==> flow/design.v <==
module alu (
  input [32-1:0] a, b, 
  input [6-1:0] s,
  output [32-1:0] y,
  output zero );
  assign y = s==6'b100000 ? a+b:
  			 s==6'b100010 ? a-b:
             s==6'b100100 ? a & b:
             s==6'b100101 ? a | b:
             s==6'b100110 ? a ^ b:
             s==6'b100111 ? ~ (a | b):
  			 s==6'b100001 ? a+b:
			 b;
  assign zero = (y == 32'b0);
endmodule
module rfile (
 input clk,
 input [5-1:0] a1, a2, a3,
 output [32-1:0] rd1, rd2,
 input [32-1:0] wd3,
 input we3);
	reg [32-1:0] rf[0:32-1];
	assign rd1 = |a1 == 0 ? 0: rf[a1];
	assign rd2 = |a2 == 0 ? 0: rf[a2];
	always @(posedge clk) 
		if(we3) rf[a3] <= wd3;
endmodule
module mipse(
input clk, rst_n,
input [32-1:0] instr,
input [32-1:0] readdata,
output reg [32-1:0] pc, 
output [32-1:0] aluresult,
output [32-1:0] writedata,
output memwrite);
wire [32-1:0] srca, srcb, result;
wire [6-1:0] opcode;
wire [5-1:0] shamt;
wire [6-1:0] func;
wire [5-1:0] rs, rd, rt, writereg;
wire [6-1:0] com;
wire [32-1:0] signimm;
wire [32-1:0] unsignimm;
wire [32-1:0] pcplus4;
wire regwrite;
wire sw_op, beq_op, bne_op, addi_op, lw_op, j_op, jal_op, jr_op, alu_op;
wire ori_op, lui_op;
wire slt_op, slti_op, sltiu_op;
wire zero;
wire addiu_op, sltu_op, bltz_op, bgez_op, blez_op, sll_op, movz_op, movz_en;
assign {opcode, rs, rt, rd, shamt, func} = instr;
assign signimm = {{16{instr[15]}},instr[15:0]};
assign unsignimm = {16'b0,instr[15:0]};
assign sw_op = (opcode == 6'b101011);
assign lw_op = (opcode == 6'b100011);
assign alu_op = (opcode == 6'b000000) & (func[5:3] == 3'b100);
assign addi_op = (opcode == 6'b001000);
assign addiu_op = (opcode == 6'b001001);
assign slti_op = (opcode == 6'b001010);
assign sltiu_op = (opcode == 6'b001011);
assign ori_op = (opcode == 6'b001101);
assign lui_op = (opcode == 6'b001111);
assign beq_op = (opcode == 6'b000100);
assign bne_op = (opcode == 6'b000101);
assign j_op = (opcode == 6'b000010);
assign jal_op = (opcode == 6'b000011);
assign jr_op = (opcode == 6'b000000) & (func == 6'b001000);
assign slt_op = (opcode == 6'b000000) & (func == 6'b101010);
assign sltu_op = (opcode == 6'b000000) & (func == 6'b101001);
assign memwrite = sw_op;
assign bltz_op = (opcode == 6'b000001) & (rt == 5'b00000);
assign bgez_op = (opcode == 6'b000001) & (rt == 5'b00001);
assign blez_op = (opcode == 6'b000110);
assign sll_op = (opcode == 6'b000000) & (func == 6'b000000);
assign movz_op = (opcode == 6'b000000) & (func == 6'b010000);
assign srcb = (addi_op | lw_op | sw_op | slti_op) ? signimm : 
				lui_op ? {instr[15:0], 16'b0}:
				(ori_op | addiu_op | sltiu_op) ? unsignimm : 
								writedata;
assign com = (addi_op | addiu_op | lw_op | sw_op) ? 6'b100000: 
			ori_op ? 6'b100101:
			lui_op ? 6'b000001:
			(beq_op | bne_op | slt_op | sltu_op | slti_op | sltiu_op ) ? 6'b100010: func;
assign movz_en = movz_op & (writedata == 0);
assign result = slt_op | sltu_op | slti_op | sltiu_op ? {31'b0,aluresult[31]} :
		movz_en ?  srca:
		sll_op ? (writedata << shamt) :
		jal_op ? pcplus4:
		lw_op  ? readdata :
		aluresult;
assign regwrite = lw_op | alu_op | addi_op | addiu_op | jal_op | slt_op | sltu_op | slti_op | sltiu_op | sll_op | movz_en | ori_op | lui_op;
assign writereg = jal_op ? 5'b11111: alu_op | slt_op | sltu_op | sll_op | movz_en ? rd : rt;
alu alu_1(.a(srca), .b(srcb), .s(com), .y(aluresult), .zero(zero));
rfile rfile_1(.clk(clk), .rd1(srca), .a1(rs), .rd2(writedata), .a2(rt), 
	.wd3(result), .a3(writereg), .we3(regwrite));
assign pcplus4 = pc+4;
always @(posedge clk or negedge rst_n) 
begin 
   if(!rst_n) pc <= 0;
   else if (j_op | jal_op) 
   	 pc	<= {pc[31:28],instr[25:0],2'b0};
   else if (jr_op) 
   	 pc	<= srca;
   else if ((beq_op & zero) | (bne_op & !zero))
     pc <= pcplus4 +{signimm[29:0],2'b0} ;
	else if ((bltz_op & (srca < 0)) | (blez_op & (srca <= 0)) | (bgez_op & (srca > 0)))
     pc <= pcplus4 +{signimm[29:0],2'b0} ;
   else 
     pc <= pcplus4;
end
endmodule
Lab notebook: mipse

---- From RTL to reports: mipse ----
Tool output for the design above before and after an edit, in the order of the flow.
Lines under "unedited" count in the file above, lines under "edited" in the edited file.
"difference": "edited" minus "unedited" as printed here. "relative change": 100 x difference / "unedited".
Operators carry their Yosys type and port widths (W data, S select, Z words).
Library cell names are shortened.
The mark -- stands for no value.
set-up
  design top .............................. mipse
  clock ................................... clk
  library ................................. sky130hd
  timing corner ........................... tt_025C_1v80

---- Edit of the RTL ----
Unified diff, file above to edited file.
This change comes from a script, not from a designer. The edited design behaves differently; no optimisation was intended.
begin of diff
@@ -6,5 +6,5 @@
   assign y = s==6'b100000 ? a+b:
   			 s==6'b100010 ? a-b:
-             s==6'b100100 ? a & b:
+             s==6'b100100 ? a ^ b:
              s==6'b100101 ? a | b:
              s==6'b100110 ? a ^ b:
end of diff

---- After elaboration ----
Source: Yosys, flattened and elaborated, memories not mapped. Widths are those after wreduce; folded enables and synchronous resets count as part of the registers. Registers that Yosys merges into a memory's read port (data or address) are not register bits. Print and check cells do not count. Equal cells are merged and count once.
Yosys's memory passes give these memory sizes; they may raise the number of words (mostly to a power of two), join words into wider ones and drop unused or constant bits.
word-level totals
  item                             unedited  edited  difference  relative change (%)
  register bits after elaboration  32        32      0           0.00
  output and inout port bits       97        97      0           0.00
  memories                         1         1       0           0.00
  cells after elaboration          132       131     -1          -0.76
  bits in writable memories        1024      1024    0           0.00
operators by class
  item                        unedited  edited  difference  relative change (%)
  reduce/logical cells        10        10      0           0.00
  magnitude comparators       3         3       0           0.00
  equal/unequal tests         27        27      0           0.00
  bitwise logic cells         54        53      -1          -1.85
  add/subtract/negate cells   4         4       0           0.00
  multiplexer cells           30        30      0           0.00
  shifts and indexed selects  1         1       0           0.00
memory list
  item                                     unedited                     edited
  words x width with read and write ports  rfile_1.rf 32 x 32 bit 2R1W  rfile_1.rf 32 x 32 bit 2R1W
operators by type and width
  operator                 unedited  edited  difference  relative change (%)
  $and A32 B32 Y32         1         0       -1          -100.00
  $or A1 B1 Y1             36        36      0           0.00
  $mux W32                 21        21      0           0.00
  $and A1 B1 Y1            14        14      0           0.00
  $eq A6 B6 Y1 const B     11        11      0           0.00
  $eq A6 B4 Y1 const B     7         7       0           0.00
  $logic_not A32 Y1        4         4       0           0.00
  $mux W6                  4         4       0           0.00
  $eq A6 B3 Y1 const B     3         3       0           0.00
  $mux W5                  3         3       0           0.00
  $add A32 B32 Y32         2         2       0           0.00
  $eq A6 B2 Y1 const B     2         2       0           0.00
  $logic_not A6 Y1         2         2       0           0.00
  $reduce_or A5 Y1         2         2       0           0.00
  $add A32 B3 Y32 const B  1         1       0           0.00
  $eq A3 B3 Y1 const B     1         1       0           0.00
  $eq A5 B1 Y1 const B     1         1       0           0.00
  $eq A6 B1 Y1 const B     1         1       0           0.00
  $eq A6 B5 Y1 const B     1         1       0           0.00
  $gt A32 B1 Y1 const B    1         1       0           0.00
  $le A32 B1 Y1 const B    1         1       0           0.00
  $logic_not A1 Y1         1         1       0           0.00
  $logic_not A5 Y1         1         1       0           0.00
  $lt A32 B1 Y1 const B    1         1       0           0.00
  $mux W1                  1         1       0           0.00
  $mux W28                 1         1       0           0.00
  $not A32 Y32             1         1       0           0.00
  $or A32 B32 Y32          1         1       0           0.00
Not every row of either side is listed.

---- Depth ----
Yosys ltp: most cells in a row. Word level: on the elaborated netlist, between registers, memories and ports. Mapped: between sequential cells and ports; inverters and the memories' decode and read muxes count.
logic depth
  item                       unedited  edited  difference  relative change (%)
  depth in word-level cells  25        25      0           0.00
  ABC_AREA                   0         0       --          --
  mapped depth               36        40      +4          +11.11

---- Mapped cells and area ----
The flow's flattened synthesis, as Yosys stat reports it; memories are mapped. The netlist is that of the ABC_AREA named above (0 if unset); the other value can give another one.
mapped netlist
  item                             unedited  edited   difference  relative change (%)
  flip-flop cells                  1056      1056     0           0.00
  cell area after synthesis (µm²)  61189.9   60899.7  -290.2      -0.47
  cells in the netlist             4546      4303     -243        -5.35
  buffer cells                     308       320      +12         +3.90
cell types
  cell      unedited  edited  difference  relative change (%)
  mux2i_1   334       148     -186        -55.69
  mux4_2    431       568     +137        +31.79
  a22oi_1   137       64      -73         -53.28
  nor2_1    299       250     -49         -16.39
  a21oi_1   217       262     +45         +20.74
  nand3_1   112       76      -36         -32.14
  ha_1      87        115     +28         +32.18
  clkbuf_1  167       186     +19         +11.38
  a21o_1    22        41      +19         +86.36
  buf_6     31        13      -18         -58.06
  o211ai_1  63        46      -17         -26.98
  nor2b_1   34        17      -17         -50.00
  buf_1     28        44      +16         +57.14
  o221ai_1  25        10      -15         -60.00
  nand2b_1  29        16      -13         -44.83
  a31oi_1   46        34      -12         -26.09
  xor2_1    31        19      -12         -38.71
  o21ai_1   25        13      -12         -48.00
Not every row of either side is listed.
The figures by module come from a second, unflattened synthesis with its own total; it is not the netlist above.
unflattened totals
  item                                           unedited  edited   difference  relative change (%)
  cell total of the unflattened synthesis        4497      4410     -87         -1.93
  area total of the unflattened synthesis (µm²)  61276.3   60833.3  -443.0      -0.72
Each row is one instance without its submodules.
modules, unedited
  module  instances  cells  area (µm²)
  rfile   1          2400   46960.0
  mipse   1          1000   7464.7
  alu     1          1097   6851.6
modules, edited
  module  instances  cells  area (µm²)
  rfile   1          2400   46960.0
  mipse   1          1000   7464.7
  alu     1          1010   6408.6

---- Worst setup path after synthesis ----
Path of least setup slack by OpenSTA after synthesis, without wires, with an ideal clock, recovery checks aside; 20% of the period is set as input and as output delay. Where synthesis merged equal registers, the netlist keeps one of their names.
timing after synthesis
  item                           unedited           edited             difference  relative change (%)
  path type                      input to output    input to output    --          --
  start                          in instr[21]       in instr[16]       --          --
  end                            out aluresult[27]  out aluresult[31]  --          --
  data required time (ns)        8.000              8.000              0.000       0.00
  stages on the path             28                 28                 0           0.00
  input delay (ns)               2.000              2.000              0.000       0.00
  arrival time (ns)              8.410              8.084              -0.326      -3.88
  delay of the path (ns)         6.410              6.084              -0.326      -5.09
  period (ns)                    10.0               10.0               0.0         0.00
  slack (ns)                     -0.410             -0.084             +0.326      --
  synthesis period reached (ns)  10.41              10.084             -0.326      -3.13
"delay of the path" is the arrival time less input delay plus setup time.
At an output port there is no setup time.
"stages on the path": output pins that drive a net of the path, with the launching flip-flop's if there is one; two outputs of one cell count as two.
"synthesis period reached" = period - worst setup slack (recovery checks aside). The figure is calculated, with input and output delays left at 20% of the set period.
The rows between start and end are the longest chain of elaborated cells between them; the timing report does not say that the signal goes this way. Where chains are equally long, one stands for them.
A line is the first line of the expression or statement that the cell stems from. Yosys adds cells for indexed reads and writes and turns some case tables into memories.
between the ends, after synthesis, unedited
  path through ............................ buf_6 -> buf_8 -> buf_6 -> buf_6 -> buf_6 -> buf_4 -> buf_6 -> buf_4 -> buf_2 -> buf_1 -> mux4_2 -> mux4_2 -> mux2_2 -> nand2_1 -> inv_1 -> ha_1 -> clkbuf_1 -> nor2_1 -> a21boi_0 -> o221ai_1 -> o21ai_0 -> o21ai_0 -> a31oi_1 -> o21ai_1 -> a311o_1 -> a21o_1 -> xnor2_1 -> a211oi_1
  length of the longest elaborated chain .. 11
RTL lines, path after synthesis, unedited
  item               line  RTL
  start, declared    30    input [32-1:0] instr,
  $reduce_or A5 Y1   23    assign rd1 = |a1 == 0 ? 0: rf[a1];
  $logic_not A32 Y1  23
  $mux W32           23
  $add A32 B32 Y32   12    s==6'b100001 ? a+b:
  $mux W32           12
  $mux W32           11    s==6'b100111 ? ~ (a | b):
  $mux W32           10    s==6'b100110 ? a ^ b:
  $mux W32           9     s==6'b100101 ? a | b:
  $mux W32           8     s==6'b100100 ? a & b:
  $mux W32           7     s==6'b100010 ? a-b:
  $mux W32           6     assign y = s==6'b100000 ? a+b:
  end, declared      33    output [32-1:0] aluresult,
between the ends, after synthesis, edited
  path through ............................ buf_6 -> buf_6 -> buf_8 -> buf_6 -> buf_8 -> buf_6 -> buf_6 -> buf_6 -> buf_4 -> buf_4 -> mux4_2 -> mux4_2 -> a22o_1 -> a22o_1 -> inv_1 -> ha_1 -> clkbuf_1 -> inv_1 -> nor4_1 -> a211oi_1 -> a21boi_2 -> o21ai_1 -> o211ai_1 -> o21ai_1 -> o22ai_1 -> xnor2_1 -> o221ai_1 -> nand3_1
  length of the longest elaborated chain .. 14
RTL lines, path after synthesis, edited
  item               line  RTL
  start, declared    30    input [32-1:0] instr,
  $reduce_or A5 Y1   24    assign rd2 = |a2 == 0 ? 0: rf[a2];
  $logic_not A32 Y1  24
  $mux W32           24
  $mux W32           78    (ori_op | addiu_op | sltiu_op) ? unsignimm :
  $mux W32           77    lui_op ? {instr[15:0], 16'b0}:
  $mux W32           76    assign srcb = (addi_op | lw_op | sw_op | slti_op) ? signimm :
  $add A32 B32 Y32   12    s==6'b100001 ? a+b:
  $mux W32           12
  $mux W32           11    s==6'b100111 ? ~ (a | b):
  $mux W32           10    s==6'b100110 ? a ^ b:
  $mux W32           9     s==6'b100101 ? a | b:
  $mux W32           8     s==6'b100100 ? a ^ b:
  $mux W32           7     s==6'b100010 ? a-b:
  $mux W32           6     assign y = s==6'b100000 ? a+b:
  end, declared      33    output [32-1:0] aluresult,
Some nets on the timed path still bear RTL names; the line given drives or declares the net.
nets with RTL names, path after synthesis, edited
  net            line
  writedata[10]  24

---- Path in the finished layout ----
From the final timing report of each run of pair A: the path of least setup slack in the routed layout; clock arrival at registers is part of the times.
timing post-layout
  item                     unedited           edited             difference  relative change (%)
  path type                input to output    input to output    --          --
  start                    in instr[16]       in instr[31]       --          --
  end                      out aluresult[31]  out aluresult[20]  --          --
  data required time (ns)  8.00               8.00               0.00        0.00
  arrival time (ns)        7.84               7.79               -0.05       -0.64
  period (ns)              10.0               10.0               0.0         0.00
  stages on the path       27                 19                 -8          -29.63
  input delay (ns)         2.00               2.00               0.00        0.00
  slack (ns)               0.16               0.21               +0.05       --
The rows between start and end are the longest chain of elaborated cells between them; the timing report does not say that the signal goes this way. Where chains are equally long, one stands for them.
between the ends, post-layout, unedited
  path through ............................ buf_8 -> buf_12 -> mux2i_1 -> o2bb2ai_1 -> mux4_2 -> nor2_2 -> a311oi_2 -> buf_12 -> a22o_1 -> ha_1 -> and3_1 -> a41o_1 -> a31oi_1 -> buf_4 -> a21oi_1 -> o311ai_0 -> o211a_1 -> a211oi_1 -> buf_4 -> o21ai_1 -> o21a_1 -> o211ai_1 -> xor2_1 -> a21oi_1 -> buf_4 -> inv_1 -> clkdlybuf4s50_1
  length of the longest elaborated chain .. 14
RTL lines, path post-layout, unedited
  item               line  RTL
  start, declared    30    input [32-1:0] instr,
  $reduce_or A5 Y1   24    assign rd2 = |a2 == 0 ? 0: rf[a2];
  $logic_not A32 Y1  24
  $mux W32           24
  $mux W32           78    (ori_op | addiu_op | sltiu_op) ? unsignimm :
  $mux W32           77    lui_op ? {instr[15:0], 16'b0}:
  $mux W32           76    assign srcb = (addi_op | lw_op | sw_op | slti_op) ? signimm :
  $add A32 B32 Y32   12    s==6'b100001 ? a+b:
  $mux W32           12
  $mux W32           11    s==6'b100111 ? ~ (a | b):
  $mux W32           10    s==6'b100110 ? a ^ b:
  $mux W32           9     s==6'b100101 ? a | b:
  $mux W32           8     s==6'b100100 ? a & b:
  $mux W32           7     s==6'b100010 ? a-b:
  $mux W32           6     assign y = s==6'b100000 ? a+b:
  end, declared      33    output [32-1:0] aluresult,
between the ends, post-layout, edited
  path through ............................ clkdlybuf4s50_1 -> buf_4 -> nor3b_2 -> buf_4 -> and4_1 -> o21ai_0 -> o21ai_1 -> ha_1 -> and3_1 -> a32o_1 -> a31o_2 -> o21a_1 -> buf_4 -> a31o_2 -> a41o_1 -> o21ai_0 -> a221oi_1 -> nor4_1 -> clkdlybuf4s50_1
  length of the longest elaborated chain .. 18
RTL lines, path post-layout, edited
  item                       line  RTL
  start, declared            30    input [32-1:0] instr,
  $eq A6 B3 Y1               63    assign beq_op = (opcode == 6'b000100);
  $or A1 B1 Y1 (5 in a row)  83    (beq_op | bne_op | slt_op | sltu_op | slti_op | sltiu_op ) ? 6'b100010: func;
  $mux W6                    83
  $mux W6                    82    lui_op ? 6'b000001:
  $mux W6                    81    ori_op ? 6'b100101:
  $mux W6                    80    assign com = (addi_op | addiu_op | lw_op | sw_op) ? 6'b100000:
  $eq A6 B6 Y1               12    s==6'b100001 ? a+b:
  $mux W32                   12
  $mux W32                   11    s==6'b100111 ? ~ (a | b):
  $mux W32                   10    s==6'b100110 ? a ^ b:
  $mux W32                   9     s==6'b100101 ? a | b:
  $mux W32                   8     s==6'b100100 ? a ^ b:
  $mux W32                   7     s==6'b100010 ? a-b:
  $mux W32                   6     assign y = s==6'b100000 ? a+b:
  end, declared              33    output [32-1:0] aluresult,

---- Measured runs ----
Both versions went through the flow (Yosys, OpenROAD) with the same settings in each pair. Constraints: input delay and output delay 20% of the set period each, output load 0.01 pF.
flow settings, pair A
  period_ns ............................... 10.0
  CAP_MARGIN .............................. 20
  CORE_MARGIN ............................. 2
  CORE_UTILIZATION ........................ 40
  SLEW_MARGIN ............................. 20
final reports, pair A
  item                                    unedited  edited    difference  relative change (%)
  standard-cell area after routing (µm²)  73923.4   71870.2   -2053.2     -2.78
  worst slack on setup checks (ns)        0.162     0.205     +0.043      --
  total power of the final layout (W)     0.013798  0.01317   -0.000628   -4.55
  worst-case hold slack (ns)              0.660     0.702     +0.042      --
  area of the die (µm²)                   156120.0  155386.0  -734.0      -0.47
  post-synthesis cell area (µm²)          61189.9   60899.7   -290.2      -0.47
  achieved clock period (ns)              9.838     9.795     -0.043      -0.44
  total negative slack (ns)               0.000     0.000     0.000       --
  utilization after layout (%)            48.7      47.4      -1.3        --
flow settings, pair B
  ABC_AREA ................................ 0
  CAP_MARGIN .............................. 5
  CELL_PAD_IN_SITES_DETAIL_PLACEMENT ...... 1
  CORE_ASPECT_RATIO ....................... 0.62
  CORE_UTILIZATION ........................ 41
  CTS_CLUSTER_DIAMETER .................... 360
  GPL_ROUTABILITY_DRIVEN .................. 1
  GPL_TIMING_DRIVEN ....................... 0
  PLACE_DENSITY_LB_ADDON .................. 0.03
  SETUP_SLACK_MARGIN ...................... 3.47
  SLEW_MARGIN ............................. 15
  TNS_END_PERCENT ......................... 5
  period_ns ............................... 11.6
  CORE_MARGIN ............................. 2
final reports, pair B
  item                                    unedited  edited    difference  relative change (%)
  standard-cell area after routing (µm²)  77501.8   77458.0   -43.8       -0.06
  worst slack on setup checks (ns)        0.514     0.696     +0.182      --
  total power of the final layout (W)     0.012491  0.012034  -0.000457   -3.66
  worst-case hold slack (ns)              0.580     0.627     +0.047      --
  area of the die (µm²)                   152438.0  151722.0  -716.0      -0.47
  post-synthesis cell area (µm²)          61189.9   60899.7   -290.2      -0.47
  achieved clock period (ns)              11.086    10.904    -0.182      -1.64
  total negative slack (ns)               0.000     0.000     0.000       --
  utilization after layout (%)            52.4      52.5      +0.1        --
"achieved clock period" is the run's clock period less its worst setup slack. It is reckoned from that one timing run; input and output delays stay at 20% of the period that was set.
"total power of the final layout" is the tool's figure for a default switching activity; nothing was simulated.
